==> flow/design.v <==
module  CONV(
	input		clk,
	input		reset,
	output	reg	busy,	
	input		ready,	
	output	reg [11:0]	iaddr,
	input	signed [19:0] idata,	
	output	 reg cwr,
	output	 reg [11:0]	caddr_wr,
	output	 reg [19:0]	cdata_wr,
	output	 reg	crd,
	output	 reg [11:0]	caddr_rd,
	input	 [19:0]	cdata_rd,
	output reg 	[2:0] 	csel
	);
	reg [11:0] image_addr;
	reg [11:0] L1_image_addr;
	reg [9:0] L1_write_addr;
	wire [11:0] L1_image_addr1;
	wire [11:0] L1_image_addr2;
	wire [11:0] L1_image_addr3;
	wire [11:0] image_addr1;
	wire [11:0] image_addr2;
	wire [11:0] image_addr3;
	wire [11:0] image_addr4;
	wire [11:0] image_addr5;
	wire [11:0] image_addr6;
	wire [11:0] image_addr7;
	wire [11:0] image_addr8;
	reg [2:0] state , next_state;
	reg [3:0] kernel_count;
	reg signed	[19:0] ker;
	reg signed [19:0] cdata_max;
	reg signed [39:0] gray_data;
	reg signed [39:0] L0_conv_data;
	wire signed [39:0] L0_round_data;
	wire signed [19:0] L0_relu_data;
	wire zero_padding;
	parameter  INIT = 3'b000 ;
	parameter  L0_READ = 3'b001 ;
	parameter  RELU = 3'b010 ;
	parameter  L0_WRITE = 3'b011 ;
	parameter  L1_INIT = 3'b100 ;
	parameter  L1_READ = 3'b101 ;
	parameter  L1_WRITE = 3'b110 ;
	parameter  FINISH = 3'b111 ;
always @(posedge clk or posedge reset) begin
	if (reset) begin
		state <= INIT;
	end
	else begin
		state <= next_state;
	end
end
always@(*)begin
    case (state)
        INIT:begin
			if(ready) next_state =  L0_READ;
            else next_state = INIT;
		end 
        L0_READ :begin
			if(kernel_count == 4'd10) next_state = RELU;
			else next_state = L0_READ;
		end 
		RELU :begin
			next_state = L0_WRITE;
		end 
		L0_WRITE: begin
			if(image_addr == 12'd4095) next_state = L1_INIT;
			else next_state = L0_READ;
		end
		L1_INIT: begin
			 next_state = L1_READ;
		end
		L1_READ: begin
			 if(kernel_count ==  4'd6) next_state = L1_WRITE;
			 else next_state = L1_READ;
		end
		L1_WRITE: begin
			 if(L1_write_addr == 10'd1023) next_state = FINISH;
			 else next_state = L1_READ;
		end
		FINISH: begin
			 next_state = FINISH;
		end
        default: begin
			next_state = FINISH;
		end
    endcase
end
always @(*) begin
    case (state)
        INIT: begin
                busy = 0;
				cwr =  0;
				csel = 3'b000;
				crd = 0;
        end 
        L0_READ: begin
                busy = 1;
				cwr =  0;
				csel = 3'b000;
				crd = 0; 
        end
		RELU: begin
				busy = 1;
				cwr =  0;
				csel = 3'b000;
				crd = 0;
		end
		L0_WRITE: begin
				busy = 1;
				cwr =  1;
				csel = 3'b001;
				crd = 0;
		end
		L1_INIT:begin
				busy = 1;
				cwr =  0;
				csel = 3'b000;
				crd = 0;
		end
		L1_READ:begin
				busy = 1;
				cwr =  0;
				csel = 3'b001;
				crd =  1;
		end
		L1_WRITE:begin
				busy = 1;
				cwr =  1;
				csel = 3'b011;
				crd =  0;
		end
        FINISH: begin
                busy = 0;
				cwr =  0;
				csel = 3'b000;
				crd = 0;
        end
        default: begin
                busy = 0;
				cwr =  0;
				csel = 3'b000;
				crd = 0;
		end
    endcase
end
always @(posedge clk) begin
	if(state == INIT) begin
		image_addr <= 12'b0;
	end
	else if(state == L0_WRITE ) begin
		image_addr <= image_addr + 1;
	end
end
assign image_addr1 = image_addr-12'b000001000001;
assign image_addr2 = image_addr1+12'b000000000001;
assign image_addr3 = image_addr2+12'b000000000001;
assign image_addr4 = image_addr-12'b000000000001;
assign image_addr5 = image_addr+12'b000000000001;
assign image_addr6 = image_addr+12'b000000111111;
assign image_addr7 = image_addr6+12'b000000000001;
assign image_addr8 = image_addr7+12'b000000000001;
always @(posedge clk ) begin
	case (kernel_count)
		4'd0: 	iaddr <= image_addr;
		4'd1: 	iaddr <= image_addr1;
		4'd2: 	iaddr <= image_addr2;
		4'd3:	iaddr <= image_addr3;
		4'd4:	iaddr <= image_addr4;
		4'd5:	iaddr <= image_addr5;
		4'd6:	iaddr <= image_addr6;
		4'd7:	iaddr <= image_addr7;
		4'd8:	iaddr <= image_addr8;
		default: begin
		end
	endcase
end
assign zero_padding = 	 ((image_addr[11:6] == 6'b000000) && (kernel_count==4'd2||kernel_count==4'd3||kernel_count==4'd4))
						||((image_addr[11:6] == 6'b111111) && (kernel_count==4'd7||kernel_count==4'd8||kernel_count==4'd9))
						||((image_addr[5:0] == 6'b000000) && (kernel_count==4'd2||kernel_count==4'd5||kernel_count==4'd7))
						||((image_addr[5:0]	== 6'b111111) && (kernel_count==4'd4||kernel_count==4'd6||kernel_count==4'd9));
always@(*) begin
	if(reset) begin
		ker = 20'HF8F71;
	end
	else begin
		case (kernel_count)
			4'd1:	ker = 20'HF8F71;
			4'd2:	ker = 20'H0A89E;
			4'd3:	ker = 20'H092D5;
			4'd4:	ker = 20'H06D43;
			4'd5:	ker = 20'H01004;
			4'd6:	ker = 20'HF6E54;
			4'd7:	ker = 20'HFA6D7;
			4'd8:	ker = 20'HFC834;
			4'd9:	ker = 20'HFAC19;
			default:ker = 20'H00000;
		endcase
	end
end
always @(posedge clk) begin
	if(state == INIT) begin
		gray_data <= 20'sb0;
	end
	else if(state == L0_READ ) begin
		case (kernel_count)
			4'd1: 	gray_data  <= (zero_padding)?20'sb0:idata*ker;
			4'd2: 	gray_data  <= (zero_padding)?20'sb0:idata*ker;
			4'd3:	gray_data  <= (zero_padding)?20'sb0:idata*ker;
			4'd4:	gray_data  <= (zero_padding)?20'sb0:idata*ker;
			4'd5:	gray_data  <= (zero_padding)?20'sb0:idata*ker;
			4'd6:	gray_data  <= (zero_padding)?20'sb0:idata*ker;
			4'd7:	gray_data  <= (zero_padding)?20'sb0:idata*ker;
			4'd8:	gray_data  <= (zero_padding)?20'sb0:idata*ker; 
			4'd9: 	gray_data  <= (zero_padding)?20'sb0:idata*ker;
			default: begin
				gray_data  <= 20'sb0;
			end
		endcase
	end
end
always @(posedge clk) begin
	if(state == INIT || state == RELU || state == L1_WRITE) begin
		kernel_count <= 4'b0;
	end
	else if(state == L0_READ ) begin
		kernel_count <= kernel_count + 1;
	end
	else if (state == L1_READ)begin
		kernel_count <= kernel_count + 1;
	end
end
always@(posedge clk or posedge reset) 
begin
	if(reset) begin
		L0_conv_data <= 0;
    end else if (state == L0_WRITE) begin 
        L0_conv_data <= 0;       
    end else begin 
        L0_conv_data <= L0_conv_data + gray_data;
    end
end
assign L0_round_data = (state == RELU && L0_conv_data[15] ) ? 
						(L0_conv_data+40'h0013110000):(L0_conv_data+40'h0013100000);
assign L0_relu_data =  (L0_round_data>0) ? L0_round_data[35:16] :20'b0; 
always @(posedge clk or posedge reset) begin
	if(reset)begin
		cdata_wr <= 0;
	end
	else begin
		case (state)
			INIT:		cdata_wr <= 0;
			L0_READ:	cdata_wr <= 0;
			RELU:		cdata_wr <= L0_relu_data;
			L0_WRITE:	cdata_wr <= cdata_wr;
			L1_INIT:	cdata_wr <= 0;
			L1_READ:	cdata_wr <= (kernel_count == 4'd6)?cdata_max:0;
			L1_WRITE:	cdata_wr <= 0;
			FINISH: 	cdata_wr <= 0;
			default: 	cdata_wr <= 0;
		endcase
	end
end
always @(posedge clk or posedge reset) begin
	if(reset)begin
		caddr_wr <= 0;
	end
	else begin
		case (state)
			INIT:		caddr_wr <= image_addr;
			L0_READ:	caddr_wr <= image_addr;
			RELU:		caddr_wr <= image_addr;
			L0_WRITE:	caddr_wr <= image_addr;
			L1_INIT:	caddr_wr <= L1_write_addr;
			L1_READ:	caddr_wr <= L1_write_addr;
			L1_WRITE:	caddr_wr <= L1_write_addr;
			FINISH: 	caddr_wr <= 0;
			default: 	begin
			end
		endcase
	end
end
always @(posedge clk or posedge reset) begin
	if (reset) begin
		L1_image_addr <=12'b0; 
	end
	else if(state == L1_WRITE) begin
		if(L1_image_addr[5:0] == 6'b111110)
			L1_image_addr <= L1_image_addr +12'b000001000010;
		else 
			L1_image_addr <= L1_image_addr +12'b000000000010;	
	end
end
assign L1_image_addr1 = L1_image_addr + 12'd1;
assign L1_image_addr2 = L1_image_addr + 12'd64;
assign L1_image_addr3 = L1_image_addr + 12'd65;
always @(posedge clk or posedge reset) begin
	if (reset) begin
		L1_write_addr <= 10'b0;
	end
	else if (state == L1_WRITE)begin
		L1_write_addr <= L1_write_addr +1;
	end
end
always@(posedge clk or posedge reset) begin
	if(reset) begin
		caddr_rd <= 12'b0;
	end
	else if (state == L1_READ)begin
		case (kernel_count)
			4'd1:	caddr_rd  <= L1_image_addr;
			4'd2:	caddr_rd  <= L1_image_addr1;
			4'd3:	caddr_rd  <= L1_image_addr2;
			4'd4:	caddr_rd  <= L1_image_addr3;
			default: caddr_rd <=  12'b0;
		endcase
	end
end
always@(posedge clk or posedge reset)begin
	if(reset) begin
		cdata_max <= 20'b0;
	end
	else if(state == L1_READ)begin
		case (kernel_count)
			4'd0:  	cdata_max  <= 20'b0;
			4'd1:  	cdata_max  <= 20'b0;
			4'd2:	cdata_max  <= (cdata_max >= cdata_rd)?cdata_max:cdata_rd;
			4'd3:	cdata_max  <= (cdata_max >= cdata_rd)?cdata_max:cdata_rd;
			4'd4:	cdata_max  <= (cdata_max >= cdata_rd)?cdata_max:cdata_rd;
			4'd5:	cdata_max  <= (cdata_max >= cdata_rd)?cdata_max:cdata_rd;
			default: begin
			end
		endcase
	end
end
endmodule
Tool chain data of CONV
Module CONV before and after one edit of its RTL, step after step.
Lines under "unedited" count in the file above, lines under "edited" in the edited file.
"difference": "edited" minus "unedited" as printed here. "rel. change": 100 x difference / "unedited".
Operators carry their Yosys type and port widths (W data, S select, Z words).
Cell names lack the library's common part.
The mark -- stands for no value.

inputs
  top module = CONV
  clock input = clk
  library = sky130hd
  library corner = tt_025C_1v80

Edit of the RTL
The edit as a unified diff against the file above.
The edited RTL no longer does the same as the RTL above: the edit was made by script, with no optimisation intended.

begin of diff
@@ -31,5 +31,5 @@
 	reg [3:0] kernel_count;
 	reg signed	[19:0] ker;
-	reg signed [19:0] cdata_max;
+	reg signed [9:0] cdata_max;
 	reg signed [39:0] gray_data;
 	reg signed [39:0] L0_conv_data;
end of diff

After elaboration
Source: Yosys, flattened and elaborated, memories not mapped. Widths are those after wreduce. Print and check cells do not count.
Yosys's memory passes give these memory sizes; they may raise the number of words (mostly to a power of two), join words into wider ones and drop unused or constant bits.

bit counts
  item                             unedited  edited  difference  rel. change (%)
  register bits                    197       187     -10         -5.08
  bits in read-only memories       360       360     0           0.00
  word width x clocked read ports  20        20      0           0.00
  memories                         2         2       0           0.00
  bits of input ports              43        43      0           0.00
  output and inout port bits       62        62      0           0.00
  word-level cells                 115       115     0           0.00

memory list
  item                                     unedited                edited
  words x width with read and write ports  16x20 r1 w0; 8x5 r1 w0  16x20 r1 w0; 8x5 r1 w0

cells by class
  item                           unedited  edited  difference  rel. change (%)
  add/sub/neg operators          19        19      0           0.00
  multipliers                    1         1       0           0.00
  $lt $le $gt $ge                2         2       0           0.00
  equality and inequality tests  23        23      0           0.00
  mux-type cells                 24        24      0           0.00
  reduce/logical cells           32        32      0           0.00

operators by type and width
  kind                      unedited  edited  difference  rel. change (%)
  $mux W20                  4         3       -1          -25.00
  $ge A20 B20 Y1            1         0       -1          -100.00
  $pmux W20 S2              1         0       -1          -100.00
  $ge A10 B20 Y1            0         1       +1          --
  $mux W10                  0         1       +1          --
  $pmux W10 S2              0         1       +1          --
  $logic_or A1 B1 Y1        13        13      0           0.00
  $add A12 B1 Y12 const B   7         7       0           0.00
  $logic_and A1 B1 Y1       5         5       0           0.00
  $eq A3 B3 Y1 const B      4         4       0           0.00
  $eq A4 B3 Y1 const B      4         4       0           0.00
  $mux W4                   4         4       0           0.00
  $mux W40                  4         4       0           0.00
  $add A12 B7 Y12 const B   3         3       0           0.00
  $eq A4 B4 Y1 const B      3         3       0           0.00
  $eq A6 B6 Y1 const B      3         3       0           0.00
  $mux W2                   3         3       0           0.00
  $add A40 B29 Y40 const B  2         2       0           0.00
  $eq A3 B2 Y1 const B      2         2       0           0.00
  $eq A4 B2 Y1 const B      2         2       0           0.00
  $logic_not A6 Y1          2         2       0           0.00
  $reduce_or A4 Y1          2         2       0           0.00
  $add A10 B1 Y10 const B   1         1       0           0.00
  $add A12 B2 Y12 const B   1         1       0           0.00
  $add A12 B6 Y12 const B   1         1       0           0.00
  $add A4 B1 Y4 const B     1         1       0           0.00
  $add A40 B40 Y40          1         1       0           0.00
  $eq A10 B10 Y1 const B    1         1       0           0.00

The list need not be complete.

Logic depth
Longest topological path by Yosys (ltp), each cell counted once; first at word level (registers and memories cut), then after technology mapping (sequential cells cut; the memories' decode and read muxes count).

depth
  item                          unedited  edited  difference  rel. change (%)
  depth in word-level cells     9         9       0           0.00
  ABC_AREA                      0         0       --          --
  mapped depth                  28        28      0           0.00
  depth with buffers taken out  26        26      0           0.00

Mapped cells and area
Source: synth_stat.txt of the flow (Yosys; design flattened, memories mapped). It holds for the ABC_AREA given above (unset counts as 0); a run with the other value may have another netlist.

synthesis totals
  item                               unedited  edited    difference  rel. change (%)
  standard cells after synthesis     3,191     3,173     -18         -0.56
  cell area after synthesis (µm²)    28,228.3  27,592.7  -635.6      -2.25
  sequential part of the area (µm²)  5,024.8   4,774.6   -250.2      -4.98
  flip-flops                         213       203       -10         -4.69
  buffer cells                       144       145       +1          +0.69

cell types
  type      unedited  edited  difference  rel. change (%)
  a22oi_1   46        23      -23         -50.00
  mux2i_1   31        11      -20         -64.52
  nand2_1   313       331     +18         +5.75
  o21a_1    15        33      +18         +120.00
  and3_1    11        28      +17         +154.55
  a22o_1    28        13      -15         -53.57
  nand3_1   42        56      +14         +33.33
  nor3_1    29        40      +11         +37.93
  ha_1      193       183     -10         -5.18
  dfrtp_1   128       118     -10         -7.81
  clkbuf_1  125       135     +10         +8.00
  a21o_1    39        29      -10         -25.64
  buf_2     9         0       -9          -100.00
  inv_1     560       552     -8          -1.43
  and2_1    100       108     +8          +8.00
  nand4_1   24        16      -8          -33.33
  a31oi_1   14        22      +8          +57.14
  nor2_1    233       226     -7          -3.00

The list need not be complete.

Worst setup path after synthesis
Path of least setup slack by OpenSTA after synthesis, without wires, with an ideal clock, recovery checks aside; 20% of the period is set as input and as output delay. Where synthesis merged equal registers, the netlist keeps one of their names.

timing path after synthesis
  item                                 unedited                edited                  difference  rel. change (%)
  kind                                 in2reg                  in2reg                  --          --
  start                                input reset             input reset             --          --
  end                                  register gray_data[39]  register gray_data[34]  --          --
  period (ns)                          10.0                    10.0                    0.0         0.00
  input delay (ns)                     2.000                   2.000                   0.000       0.00
  library setup time (ns)              0.117                   0.128                   +0.011      --
  launch time at the first pin (ns)    2.000                   2.000                   0.000       0.00
  arrival time (ns)                    9.072                   9.160                   +0.088      +0.97
  data required time (ns)              9.883                   9.872                   -0.011      -0.11
  path slack (ns)                      0.811                   0.712                   -0.099      --
  path delay (ns)                      7.189                   7.288                   +0.099      +1.38
  stages on the path                   27                      26                      -1          -3.70
  buffers on the path                  4                       3                       -1          -25.00
  period reached after synthesis (ns)  9.189                   9.288                   +0.099      +1.08

"path delay" = arrival - input delay + setup time.
"stages on the path" counts driving pins, that of a launching flip-flop among them; a cell with two outputs on the path counts twice.
"period reached after synthesis" = period - worst setup slack (recovery checks aside). The figure is calculated, with input and output delays left at 20% of the set period.
The rows between start and end are the longest chain of elaborated cells between them; the timing report does not say that the signal goes this way. Where chains are equally long, one stands for them.
A line is the first line of the expression or statement that the cell stems from. Yosys adds cells for indexed reads and writes and turns some case tables into memories.
A register here has more assigning lines than the two given.

on the way, after synthesis, unedited
  cells stage by stage = clkbuf_1 -> clkbuf_1 -> nor2_1 -> clkbuf_1 -> nor2b_1 -> fa_1 -> inv_1 -> fa_1 -> fa_1 -> inv_1 -> fa_1 -> fa_1 -> fa_1 -> inv_1 -> fa_1 -> inv_1 -> ha_1 -> clkbuf_1 -> nand3_1 -> o211ai_1 -> or3b_2 -> a21oi_1 -> o31ai_2 -> a2111oi_2 -> o31ai_1 -> xnor2_1 -> a22o_1
  cells in the longest elaborated chain = 4
  elaborated cells between the ends (all ways) = 4
  those cells by class = 1 x mul; 3 x mux

ends and longest elaborated chain, after synthesis, unedited
  item              RTL line  text
  start, declared   3         input reset,
  $mux W20          185       if(reset) begin
  $mul A20 B20 Y40  217       4'd9: gray_data <= (zero_padding)?20'sb0:idata*ker;
  $mux W40          217
  $mux W40          208       case (kernel_count)
  end, assigned     209       4'd1: gray_data <= (zero_padding)?20'sb0:idata*ker;
  end, assigned     210       4'd2: gray_data <= (zero_padding)?20'sb0:idata*ker;
  end, declared     34        reg signed [39:0] gray_data;

on the way, after synthesis, edited
  cells stage by stage = clkbuf_1 -> clkbuf_1 -> nor2_1 -> clkbuf_1 -> nor2_1 -> fa_1 -> inv_1 -> fa_1 -> fa_1 -> fa_1 -> inv_1 -> fa_1 -> fa_1 -> inv_1 -> fa_1 -> inv_1 -> ha_1 -> a21o_1 -> a211o_1 -> a21oi_1 -> a21oi_1 -> or4b_2 -> a211o_1 -> a21oi_1 -> xor2_1 -> o21ai_0
  cells in the longest elaborated chain = 4
  elaborated cells between the ends (all ways) = 4
  those cells by class = 1 x mul; 3 x mux

ends and longest elaborated chain, after synthesis, edited
  item              RTL line  text
  start, declared   3         input reset,
  $mux W20          185       if(reset) begin
  $mul A20 B20 Y40  217       4'd9: gray_data <= (zero_padding)?20'sb0:idata*ker;
  $mux W40          217
  $mux W40          208       case (kernel_count)
  end, assigned     209       4'd1: gray_data <= (zero_padding)?20'sb0:idata*ker;
  end, assigned     210       4'd2: gray_data <= (zero_padding)?20'sb0:idata*ker;
  end, declared     34        reg signed [39:0] gray_data;

Worst path after layout
Path of least setup slack in the final report of each run of pair 1 (OpenROAD, finished layout, wires in). Where an end is a register, its clock arrival counts in the times.

timing path after layout
  item                               unedited                edited                  difference  rel. change (%)
  kind                               in2reg                  in2reg                  --          --
  start                              input reset             input idata[13]         --          --
  end                                register gray_data[39]  register gray_data[34]  --          --
  period (ns)                        9.25                    9.25                    0.00        0.00
  input delay (ns)                   1.85                    1.85                    0.00        0.00
  library setup time (ns)            0.10                    0.13                    +0.03       --
  launch time at the first pin (ns)  1.85                    1.85                    0.00        0.00
  arrival time (ns)                  9.30                    8.98                    -0.32       -3.44
  data required time (ns)            9.70                    9.65                    -0.05       -0.52
  path slack (ns)                    0.40                    0.67                    +0.27       --
  stages on the path                 26                      24                      -2          -7.69
  buffers on the path                3                       2                       -1          -33.33

The rows between start and end are the longest chain of elaborated cells between them; the timing report does not say that the signal goes this way. Where chains are equally long, one stands for them.
A register here has more assigning lines than the two given.

on the way, after layout, unedited
  cells stage by stage = clkdlybuf4s50_1 -> buf_4 -> or2_2 -> and2_1 -> fa_1 -> inv_1 -> fa_1 -> fa_1 -> inv_1 -> fa_1 -> fa_1 -> fa_1 -> inv_1 -> fa_1 -> inv_1 -> ha_1 -> a21oi_1 -> o21ai_0 -> or3b_2 -> a21oi_1 -> buf_4 -> o31ai_2 -> a2111oi_2 -> o31ai_1 -> xnor2_1 -> a22o_1
  cells in the longest elaborated chain = 4
  elaborated cells between the ends (all ways) = 4
  those cells by class = 1 x mul; 3 x mux

ends and longest elaborated chain, after layout, unedited
  item              RTL line  text
  start, declared   3         input reset,
  $mux W20          185       if(reset) begin
  $mul A20 B20 Y40  217       4'd9: gray_data <= (zero_padding)?20'sb0:idata*ker;
  $mux W40          217
  $mux W40          208       case (kernel_count)
  end, assigned     209       4'd1: gray_data <= (zero_padding)?20'sb0:idata*ker;
  end, assigned     210       4'd2: gray_data <= (zero_padding)?20'sb0:idata*ker;
  end, declared     34        reg signed [39:0] gray_data;

on the way, after layout, edited
  cells stage by stage = clkdlybuf4s50_1 -> buf_4 -> nor2b_1 -> fa_1 -> inv_1 -> fa_1 -> fa_1 -> inv_1 -> fa_1 -> fa_1 -> fa_1 -> inv_1 -> fa_1 -> inv_1 -> ha_1 -> a21o_1 -> a21oi_1 -> o211ai_1 -> o21ai_0 -> or4b_2 -> a211o_1 -> a21oi_1 -> xor2_1 -> o21ai_0
  cells in the longest elaborated chain = 3
  elaborated cells between the ends (all ways) = 3
  those cells by class = 1 x mul; 2 x mux

ends and longest elaborated chain, after layout, edited
  item              RTL line  text
  start, declared   7         input signed [19:0] idata,
  $mul A20 B20 Y40  217       4'd9: gray_data <= (zero_padding)?20'sb0:idata*ker;
  $mux W40          217
  $mux W40          208       case (kernel_count)
  end, assigned     209       4'd1: gray_data <= (zero_padding)?20'sb0:idata*ker;
  end, assigned     210       4'd2: gray_data <= (zero_padding)?20'sb0:idata*ker;
  end, declared     34        reg signed [39:0] gray_data;

Flow runs
Both versions went through the flow (Yosys, OpenROAD) with the same settings in each pair. Constraints: input delay and output delay 20% of the set period each, output load 0.01 pF.

flow settings, pair 1
  CORE_UTILIZATION = 40
  period_ns = 9.25
  CAP_MARGIN = 20
  CORE_MARGIN = 2
  SLEW_MARGIN = 20

results, pair 1
  item                                          unedited  edited    difference  rel. change (%)
  Yosys chip area after synthesis (µm²)         28,228.3  27,592.7  -635.6      -2.25
  area of the die (µm²)                         72,711.1  71,099.6  -1,611.5    -2.22
  standard-cell area of the final layout (µm²)  32,367.3  31,378.8  -988.5      -3.05
  lowest setup slack (ns)                       0.403     0.669     +0.266      --
  final setup TNS (ns)                          0.000     0.000     0.000       --
  lowest hold slack (ns)                        0.461     0.465     +0.004      --

flow settings, pair 2
  ABC_AREA = 0
  CAP_MARGIN = 25
  CELL_PAD_IN_SITES_DETAIL_PLACEMENT = 0
  CORE_UTILIZATION = 72
  CTS_CLUSTER_DIAMETER = 318
  CTS_CLUSTER_SIZE = 65
  GPL_ROUTABILITY_DRIVEN = 1
  HOLD_SLACK_MARGIN = 0.09
  MIN_ROUTING_LAYER = met1
  SETUP_SLACK_MARGIN = 1.72
  period_ns = 14.9
  CORE_MARGIN = 2
  SLEW_MARGIN = 20

results, pair 2
  item                                          unedited  edited    difference  rel. change (%)
  Yosys chip area after synthesis (µm²)         28,228.3  27,592.7  -635.6      -2.25
  area of the die (µm²)                         40,806.0  39,906.1  -899.9      -2.21
  standard-cell area of the final layout (µm²)  29,843.6  29,224.3  -619.3      -2.08
  lowest setup slack (ns)                       3.913     4.145     +0.232      --
  final setup TNS (ns)                          0.000     0.000     0.000       --
  lowest hold slack (ns)                        0.489     0.490     +0.001      --
